==> flow/design.v <==
package cordic_pkg;
    localparam int XY_W = 16;
    localparam int ANGLE_W = 32;
    localparam int MAX_ITER = 32;  
    localparam logic signed [31:0] ANG_PI = 32'sh8000_0000;
    localparam logic signed [31:0] ANG_PI_2 = 32'sh4000_0000;
    localparam logic signed [15:0] KINV_Q15 = 16'sd19898;  
    localparam int KINV_SHIFT = 15;
    localparam real PI = 3.14159265358979323846;
    function automatic logic signed [MAX_ITER-1:0] atan_lut(input int unsigned idx);
        case (idx)
          0: atan_lut = 32'sh2000_0000;
          1: atan_lut = 32'sh12E4_051D;
          2: atan_lut = 32'sh09FB_385B;
          3: atan_lut = 32'sh0511_11D4;
          4: atan_lut = 32'sh028B_0D43;
          5: atan_lut = 32'sh0145_77E1;
          6: atan_lut = 32'sh00A2_EC1E;
          7: atan_lut = 32'sh0051_F155;
          8: atan_lut = 32'sh0028_F953;
          9: atan_lut = 32'sh0014_7E6E;
          10: atan_lut = 32'sh000A_7CC8;
          11: atan_lut = 32'sh0005_3E64;
          12: atan_lut = 32'sh0002_9F32;
          13: atan_lut = 32'sh0001_4F99;
          14: atan_lut = 32'sh0000_A7CC;
          15: atan_lut = 32'sh0000_53E6;
          default: atan_lut = 32'sd0;
        endcase
    endfunction
endpackage
module cordic_stage #(
    parameter int XYI = 19,
    parameter int ANGLE_W = 32,
    parameter int I = 0,
    parameter logic MODE = 1'b0  
)(
    input logic clk,
    input logic rst_n,
    input logic ce,
    input logic signed [XYI:0] x_in,
    input logic signed [XYI:0] y_in,
    input logic signed [ANGLE_W-1:0] z_in,
    output logic signed [XYI:0] x_out,
    output logic signed [XYI:0] y_out,
    output logic signed [ANGLE_W-1:0] z_out
);
    typedef enum logic {MODE_ROT = 1'b0, MODE_VEC = 1'b1} cordic_mode_e;
    logic signed [XYI:0] x_shr;
    logic signed [XYI:0] y_shr;
    logic signed [ANGLE_W-1:0] atan_i;
    logic dir;
    always_comb begin
        x_shr = x_in >>> I;
        y_shr = y_in >>> I;
        atan_i = $signed(cordic_pkg::atan_lut(I));
        dir = (MODE == MODE_ROT) ? z_in[ANGLE_W-1] : y_in[XYI];
    end
    always_ff @(posedge clk or negedge rst_n) begin
        if (!rst_n) begin
            x_out <= '0;
            y_out <= '0;
            z_out <= '0;
        end else if (ce) begin
            if (MODE == MODE_ROT) begin
                x_out <= dir ? (x_in + y_shr) : (x_in - y_shr);
                y_out <= dir ? (y_in - x_shr) : (y_in + x_shr);
                z_out <= dir ? (z_in + atan_i) : (z_in - atan_i);
            end else begin
                x_out <= dir ? (x_in - y_shr) : (x_in + y_shr);
                y_out <= dir ? (y_in + x_shr) : (y_in - x_shr);
                z_out <= dir ? (z_in - atan_i) : (z_in + atan_i);
            end
        end
      end
endmodule
module cordic_preproc #(
  parameter int XY_W = 16,
  parameter int XYI = 19,
  parameter int ANGLE_W = 32
)(
  input logic clk,
  input logic rst_n,
  input logic ce,
  input logic load,
  input logic signed [XY_W-1:0] x_in,
  input logic signed [XY_W-1:0] y_in,
  input logic [ANGLE_W-1:0] angle_in,
  output logic signed [XYI:0] x0,
  output logic signed [XYI:0] y0,
  output logic signed [ANGLE_W-1:0] z0
);
  logic signed [ANGLE_W-1:0] ang_s;
  logic [1:0] quadrant;
  logic signed [XYI:0] x_ext, y_ext;
  always_comb begin
    ang_s = $signed(angle_in);
    quadrant = ang_s[ANGLE_W-1 -: 2];
    x_ext = {{(XYI-XY_W+1){x_in[XY_W-1]}}, x_in};
    y_ext = {{(XYI-XY_W+1){y_in[XY_W-1]}}, y_in};
  end
  always_ff @(posedge clk or negedge rst_n) begin
    if (!rst_n) begin
      x0 <= '0;
      y0 <= '0;
      z0 <= '0;
    end else if (ce) begin
      if (load) begin
        unique case (quadrant)
          2'b00, 2'b11: begin
            x0 <= x_ext;
            y0 <= y_ext;
            z0 <= ang_s;
          end
          2'b01: begin
            x0 <= -y_ext;
            y0 <= x_ext;
            z0 <= ang_s - $signed(cordic_pkg::ANG_PI_2);
          end
          2'b10: begin
            x0 <= y_ext;
            y0 <= -x_ext;
            z0 <= ang_s + $signed(cordic_pkg::ANG_PI_2);
          end
        endcase
      end
    end
  end
endmodule
module cordic_rotator #(
    parameter int XY_W = 16,
    parameter int ANGLE_W = 32,
    parameter int ITER = 16,
    parameter int GUARD = 3,
    parameter int GAIN_COMP = 0
)(
    input logic clk,
    input logic rst_n,
    input logic in_valid,
    output logic in_ready,
    input logic signed [XY_W-1:0] x_start,
    input logic signed [XY_W-1:0] y_start,
    input logic signed [ANGLE_W-1:0] angle,
    output logic out_valid,
    input logic out_ready,
    output logic signed [XY_W-1:0] cosine,
    output logic signed [XY_W-1:0] sine
);
    logic stall;
    logic accept;
    assign stall = out_valid && !out_ready;
    assign in_ready = !stall;
    assign accept = in_valid && in_ready;
    logic [ITER:0] vld;
    always_ff @(posedge clk or negedge rst_n) begin
        if (!rst_n) begin
            vld <= '0;
        end else if (!stall) begin
            vld <= {vld[ITER-1:0], accept};
        end
    end
    assign out_valid = vld[ITER];
    localparam int XYI = XY_W + GUARD;
    logic signed [XYI:0] x0;
    logic signed [XYI:0] y0;
    logic signed [ANGLE_W-1:0] z0;
    cordic_preproc #(
        .XY_W(XY_W),
        .XYI(XYI),
        .ANGLE_W(ANGLE_W)
    ) u_preproc (
        .clk(clk),
        .rst_n(rst_n),
        .ce(!stall),
        .load(accept),
        .x_in(x_start),
        .y_in(y_start),
        .angle_in(angle),
        .x0(x0),
        .y0(y0),
        .z0(z0)
    );
    logic signed [XYI:0] x_pipe [0:ITER];
    logic signed [XYI:0] y_pipe [0:ITER];
    logic signed [ANGLE_W-1:0] z_pipe [0:ITER];
    assign x_pipe[0] = x0;
    assign y_pipe[0] = y0;
    assign z_pipe[0] = z0;
    genvar i;
    generate
        for (i = 0; i < ITER; i++) begin : STG
            cordic_stage #(
                .XYI(XYI),
                .ANGLE_W(ANGLE_W),
                .I(i),
                .MODE(1'b0) 
            ) u_stage (
                .clk(clk),
                .rst_n(rst_n),
                .ce(!stall),
                .x_in(x_pipe[i]),
                .y_in(y_pipe[i]),
                .z_in(z_pipe[i]),
                .x_out(x_pipe[i+1]),
                .y_out(y_pipe[i+1]),
                .z_out(z_pipe[i+1])
            );
         end
    endgenerate
    logic signed [XYI:0] cos_raw, sin_raw;
    assign cos_raw = x_pipe[ITER];
    assign sin_raw = y_pipe[ITER];
    localparam int MULT_W = (XYI+1) + 16;
    logic signed [MULT_W-1:0] cos_prod, sin_prod;
    logic signed [XYI:0] cos_sc, sin_sc;
    always_comb begin
        cos_prod = $signed(cos_raw) * $signed(cordic_pkg::KINV_Q15);
        sin_prod = $signed(sin_raw) * $signed(cordic_pkg::KINV_Q15);
        cos_sc = $signed(cos_prod >>> cordic_pkg::KINV_SHIFT);
        sin_sc = $signed(sin_prod >>> cordic_pkg::KINV_SHIFT);
    end
    logic signed [XYI:0] cos_sel, sin_sel;
    always_comb begin
      if (GAIN_COMP) begin
        cos_sel = cos_sc;
        sin_sel = sin_sc;
      end else begin
        cos_sel = cos_raw;
        sin_sel = sin_raw;
      end
    end
    assign cosine = cos_sel[XY_W-1:0];
    assign sine = sin_sel[XY_W-1:0];
endmodule
module cordic_rot_top (
    input logic clk,
    input logic rst_n,
    input logic in_valid,
    output logic in_ready,
    input logic signed [15:0] x_start,
    input logic signed [15:0] y_start,
    input logic signed [31:0] angle,
    output logic out_valid,
    input logic out_ready,
    output logic signed [15:0] cosine,
    output logic signed [15:0] sine
);
    cordic_rotator #(
        .XY_W(16),
        .ANGLE_W(32),
        .ITER(16),
        .GUARD(3),
        .GAIN_COMP(1)
    ) u_rot (
        .clk(clk),
        .rst_n(rst_n),
        .in_valid(in_valid),
        .in_ready(in_ready),
        .x_start(x_start),
        .y_start(y_start),
        .angle(angle),
        .out_valid(out_valid),
        .out_ready(out_ready),
        .cosine(cosine),
        .sine(sine)
    );
endmodule
# From RTL to reports: cordic_rot_top
# What the tools print for cordic_rot_top, step after step.
# Line numbers count from 1 in the design file above.
# Operators: Yosys type, input widths -> output width; for muxes data width and select width s.
# Cell names lack the library's common part.
# Not given: -
# design
design	cordic_rot_top
clk_port	clk
cell_library	sky130hd
corner	tt_025C_1v80

# Word-level counts
# Counts by Yosys on the flattened word-level netlist (proc, flatten, opt, wreduce). Print and check cells are left out. Cells with the same type and inputs are merged into one.
# word_totals
inputBits	68
output_inout_bits	34
elab_cells	211
register_bits	1209
# op_classes
muxes	50
n_logic	1
n_mul	2
n_addsub	97
n_eq	3
reduce_logical	7
# ops
op	n
$mul 20x15->30 const B	2
$mux 20	32
$mux 32	15
$pmux 20 s3	2
$pmux 32 s3	1
$neg 16->20	2
$add 20x10->20	2
$sub 20x10->20	2
$add 20x11->20	2
$sub 20x11->20	2
$add 20x12->20	2
$sub 20x12->20	2
$add 20x13->20	2
$sub 20x13->20	2
$add 20x14->20	2
$sub 20x14->20	2
$add 20x15->20	2
$sub 20x15->20	2
$add 20x16->20	2
$sub 20x16->20	2
$add 20x17->20	2
$sub 20x17->20	2
$add 20x18->20	2
$sub 20x18->20	2
$add 20x19->20	2
$sub 20x19->20	2
$sub 20x20->20	2
$add 20x5->20	2
# Not listed: further kinds 50, cells in them 62.

# Depth
# Yosys ltp: most cells in a row. Word level: on the elaborated netlist, between registers, memories and ports. Mapped: between sequential cells and ports; inverters and the memories' decode and read muxes count.
# depth
ltp_word	5
abc_area	0
ltp_mapped	23
depth_no_buf	23

# After synthesis
# Yosys stat after the flow's synthesis: flattened, memories mapped to cells. It holds for the ABC_AREA given above (unset counts as 0); a run with the other value may have another netlist.
# by_type
cell	n
dfrtp_1	1175
ha_1	1362
a21oi_1	1421
xnor2_1	709
fa_1	256
nand2_1	1311
o21ai_0	911
nor2_1	1210
xor2_1	509
inv_1	815
a21o_1	336
nor3_1	303
clkbuf_1	341
nand2b_1	176
o21bai_1	134
o21a_1	127
o31ai_1	118
nand3_1	165
# Other cell types: 72; their cells: 1296.
# mapped
mapped_cells	12675
yosys_area_mm2	0.1062469
ff_cells	1175
buffers	371
sequential_area_mm2	0.0294032
# By module: a second synthesis without flattening, with its own total; a netlist apart from the flattened one above.
# hier_totals
hier_cells	13904
area_unflattened_mm2	0.122764
# Rows give one instance, submodules left out.
# by_module
module	n_inst	cells	area_mm2
cordic_rotator	1	1154	0.0114647
cordic_stage	1	837	0.0071281
cordic_stage	1	827	0.0070843
cordic_stage	1	809	0.0070455
cordic_stage	1	809	0.0070067
cordic_stage	1	810	0.0069342
cordic_stage	1	827	0.0068741
cordic_stage	1	790	0.006804
cordic_stage	1	770	0.0067803
cordic_stage	1	783	0.0067615
cordic_stage	1	744	0.0067239
cordic_stage	1	784	0.0066914
cordic_stage	1	749	0.0066076
cordic_stage	1	713	0.0064712
# Modules not listed: 5.

# Path before layout
# OpenSTA on the mapped netlist: ideal clock, no wires. The path of least setup slack (recovery checks aside). Input and output delay are each 20% of the period. Register names are those of the netlist, which keeps one name where synthesis merged equal registers.
# synth_path
path_kind	flip-flop to output port
startpoint	register u_rot.STG[15].u_stage.x_out[5]
endpoint	output port cosine[15]
out_delay_ns	1.700
slack_ns	0.990
n_path_buf	0
path_stages	24
clock_period_ns	8.5
arrival_time_ns	5.810
delay_ns	5.810
synth_period_reached_ns	7.51
# "delay_ns" = arrival - input delay + setup time.
# At an output port there is no setup time.
# "path_stages" counts driving pins, that of a launching flip-flop among them; a cell with two outputs on the path counts twice.
# "synth_period_reached_ns" is the clock period less the worst setup slack; recovery checks do not enter. This is arithmetic on one report: input and output delays are still those of the set period (20% each).
# The rows between start and end are the longest chain of elaborated cells between them; the timing report does not say that the signal goes this way. Where chains are equally long, one stands for them.
# A line is the first line of the expression or statement that the cell stems from. Yosys adds cells for indexed reads and writes and turns some case tables into memories.
# A register here has more assigning lines than the two given.
# synth_between
cell_sequence	dfrtp_1 -> ha_1 -> xor2_1 -> ha_1 -> a21oi_1 -> fa_1 -> fa_1 -> inv_1 -> fa_1 -> inv_1 -> fa_1 -> inv_1 -> ha_1 -> a21o_1 -> a21o_1 -> a21oi_1 -> o21ai_0 -> inv_1 -> a21oi_1 -> o41ai_1 -> o211ai_1 -> o41ai_1 -> o21ba_2 -> xnor2_1
elab_chain_cells	1
cone_cells	1
cone_lines	1
classes_between	1 x mul
# synth_rtl
item	line_no	source
start: declaration	44	output logic signed [XYI:0] x_out,
start: assignment	66	x_out <= dir ? (x_in + y_shr) : (x_in - y_shr);
start: assignment	70	x_out <= dir ? (x_in - y_shr) : (x_in + y_shr);
$mul 20x15->30	217	cos_prod = $signed(cos_raw) * $signed(cordic_pkg::KINV_Q15);
end: declaration	245	output logic signed [15:0] cosine,

# Timing after layout
# Path of least setup slack in the final report of record 1 (OpenROAD, finished layout, wires in). Where an end is a register, its clock arrival counts in the times.
# layout_path
path_kind	flip-flop to output port
startpoint	register u_rot.STG[15].u_stage.y_out[8]
endpoint	output port sine[15]
slack_ns	-2.29
out_delay_ns	1.06
arrival_time_ns	6.54
n_path_buf	4
path_stages	25
clock_period_ns	5.31
# The rows between start and end are the longest chain of elaborated cells between them; the timing report does not say that the signal goes this way. Where chains are equally long, one stands for them.
# A register here has more assigning lines than the two given.
# layout_between
cell_sequence	dfrtp_2 -> buf_6 -> ha_4 -> xor2_2 -> ha_1 -> fa_1 -> fa_1 -> fa_1 -> inv_1 -> fa_1 -> inv_2 -> ha_4 -> buf_4 -> a221oi_2 -> o31a_1 -> a21oi_2 -> o21ai_2 -> a21boi_2 -> nand2_2 -> a31oi_4 -> a211o_1 -> buf_4 -> a21oi_4 -> xnor2_2 -> buf_2
elab_chain_cells	1
cone_cells	1
cone_lines	1
classes_between	1 x mul
# layout_rtl
item	line_no	source
start: declaration	45	output logic signed [XYI:0] y_out,
start: assignment	67	y_out <= dir ? (y_in - x_shr) : (y_in + x_shr);
start: assignment	71	y_out <= dir ? (y_in + x_shr) : (y_in - x_shr);
$mul 20x15->30	218	sin_prod = $signed(sin_raw) * $signed(cordic_pkg::KINV_Q15);
end: declaration	246	output logic signed [15:0] sine

Data sheet: physical implementation of cordic_rot_top

Below are 4 stored runs of the flow (Yosys, OpenROAD; platform sky130hd) on cordic_rot_top, each with its settings and what was measured, unordered. Constraints: input delay and output delay 20% of the set period each, output load 0.01 pF.
"period_reached_ns" means the clock period less the worst setup slack. The figure is calculated, with input and output delays left at 20% of the set period.
"worst_path_allowed_less_slack_ns" = time allowed to the worst setup path (clock period - input delay - output delay, where it has them) - its slack; a late launch clock adds to it, a late capture clock takes from it.

Record 1, flow files:
==> flow/run.sh <==
#!/bin/bash
# the make line also repeats the synthesis and layout settings of config.mk as NAME=value (left out here)
make -C /OpenROAD-flow-scripts/flow DESIGN_CONFIG=/design/flow/config.mk WORK_HOME=/design/flow/orfs CLKGATE_MAP_FILE= finish
==> flow/config.mk <==
export PLATFORM = sky130hd
export DESIGN_NAME = cordic_rot_top
export DESIGN_NICKNAME = cordic_rot_top
export VERILOG_FILES = /design/flow/design.v
export SDC_FILE = /design/flow/constraint.sdc
export NUM_CORES = 4
export LEC_CHECK = 0
export ABC_AREA = 0
export CAP_MARGIN = 20
export CELL_PAD_IN_SITES_DETAIL_PLACEMENT = 0
export CELL_PAD_IN_SITES_GLOBAL_PLACEMENT = 1
export CORE_MARGIN = 2
export CORE_UTILIZATION = 67
export MAX_ROUTING_LAYER = met5
export PLACE_DENSITY = 0.57
export SLEW_MARGIN = 15
==> flow/constraint.sdc <==
create_clock -name core_clock -period 5.31 [get_ports {clk}]
set_input_delay 1.0620 -clock core_clock [delete_from_list [all_inputs] [get_ports {clk}]]
set_output_delay 1.0620 -clock core_clock [all_outputs]
set_load 0.01 [all_outputs]

==> results of record 1, as CSV <==
result,value
die_footprint_mm2,0.161777
finish.stdcell_area_mm2,0.117261
synth_area_mm2,0.1062469
period_reached_ns,7.598
worstSetupSlack_ns,-2.288
utilization_pct,74.2
worst_path_allowed_less_slack_ns,6.54
worstPathKind,"flip-flop to output port"
tns_setup_ns,-61.444

Record 2, flow files:
==> flow/run.sh <==
#!/bin/bash
# the make line also repeats the synthesis and layout settings of config.mk as NAME=value (left out here)
make -C /OpenROAD-flow-scripts/flow DESIGN_CONFIG=/design/flow/config.mk WORK_HOME=/design/flow/orfs CLKGATE_MAP_FILE= finish
==> flow/config.mk <==
export PLATFORM = sky130hd
export DESIGN_NAME = cordic_rot_top
export DESIGN_NICKNAME = cordic_rot_top
export VERILOG_FILES = /design/flow/design.v
export SDC_FILE = /design/flow/constraint.sdc
export NUM_CORES = 4
export LEC_CHECK = 0
export ABC_AREA = 1
export CAP_MARGIN = 20
export CORE_ASPECT_RATIO = 2.0
export CORE_MARGIN = 2
export CORE_UTILIZATION = 65
export CTS_CLUSTER_DIAMETER = 68
export GPL_ROUTABILITY_DRIVEN = 1
export GPL_TIMING_DRIVEN = 0
export MAX_ROUTING_LAYER = met4
export MIN_ROUTING_LAYER = met1
export SETUP_SLACK_MARGIN = 2.25
export SLEW_MARGIN = 30
==> flow/constraint.sdc <==
create_clock -name core_clock -period 11.9 [get_ports {clk}]
set_input_delay 2.3800 -clock core_clock [delete_from_list [all_inputs] [get_ports {clk}]]
set_output_delay 2.3800 -clock core_clock [all_outputs]
set_load 0.01 [all_outputs]

Record 2: no final report: routing broke off with GRT-0116

Record 3, flow files:
==> flow/run.sh <==
#!/bin/bash
# the make line also repeats the synthesis and layout settings of config.mk as NAME=value (left out here)
make -C /OpenROAD-flow-scripts/flow DESIGN_CONFIG=/design/flow/config.mk WORK_HOME=/design/flow/orfs CLKGATE_MAP_FILE= finish
==> flow/config.mk <==
export PLATFORM = sky130hd
export DESIGN_NAME = cordic_rot_top
export DESIGN_NICKNAME = cordic_rot_top
export VERILOG_FILES = /design/flow/design.v
export SDC_FILE = /design/flow/constraint.sdc
export NUM_CORES = 4
export LEC_CHECK = 0
export ABC_AREA = 0
export CAP_MARGIN = 20
export CORE_ASPECT_RATIO = 2.0
export CORE_MARGIN = 8
export CORE_UTILIZATION = 65
export CTS_CLUSTER_DIAMETER = 68
export GPL_ROUTABILITY_DRIVEN = 1
export GPL_TIMING_DRIVEN = 0
export MAX_ROUTING_LAYER = met4
export MIN_ROUTING_LAYER = met1
export SETUP_SLACK_MARGIN = 2.25
export SLEW_MARGIN = 30
==> flow/constraint.sdc <==
create_clock -name core_clock -period 11.9 [get_ports {clk}]
set_input_delay 2.3800 -clock core_clock [delete_from_list [all_inputs] [get_ports {clk}]]
set_output_delay 2.3800 -clock core_clock [all_outputs]
set_load 0.01 [all_outputs]

==> results of record 3, as CSV <==
result,value
die_footprint_mm2,0.177433
finish.stdcell_area_mm2,0.115434
synth_area_mm2,0.1062469
period_reached_ns,9.540
worstSetupSlack_ns,2.360
utilization_pct,70.9
worst_path_allowed_less_slack_ns,7.16
worstPathKind,"flip-flop to output port"
tns_setup_ns,0.000

Record 4, flow files:
==> flow/run.sh <==
#!/bin/bash
# the make line also repeats the synthesis and layout settings of config.mk as NAME=value (left out here)
make -C /OpenROAD-flow-scripts/flow DESIGN_CONFIG=/design/flow/config.mk WORK_HOME=/design/flow/orfs CLKGATE_MAP_FILE= finish
==> flow/config.mk <==
export PLATFORM = sky130hd
export DESIGN_NAME = cordic_rot_top
export DESIGN_NICKNAME = cordic_rot_top
export VERILOG_FILES = /design/flow/design.v
export SDC_FILE = /design/flow/constraint.sdc
export NUM_CORES = 4
export LEC_CHECK = 0
export CAP_MARGIN = 20
export CORE_MARGIN = 2
export CORE_UTILIZATION = 40
export SLEW_MARGIN = 20
==> flow/constraint.sdc <==
create_clock -name core_clock -period 8.5 [get_ports {clk}]
set_input_delay 1.7000 -clock core_clock [delete_from_list [all_inputs] [get_ports {clk}]]
set_output_delay 1.7000 -clock core_clock [all_outputs]
set_load 0.01 [all_outputs]

==> results of record 4, as CSV <==
result,value
die_footprint_mm2,0.269756
finish.stdcell_area_mm2,0.116992
synth_area_mm2,0.1062469
period_reached_ns,8.364
worstSetupSlack_ns,0.136
utilization_pct,44.2
worst_path_allowed_less_slack_ns,6.66
worstPathKind,"flip-flop to output port"
tns_setup_ns,0.000
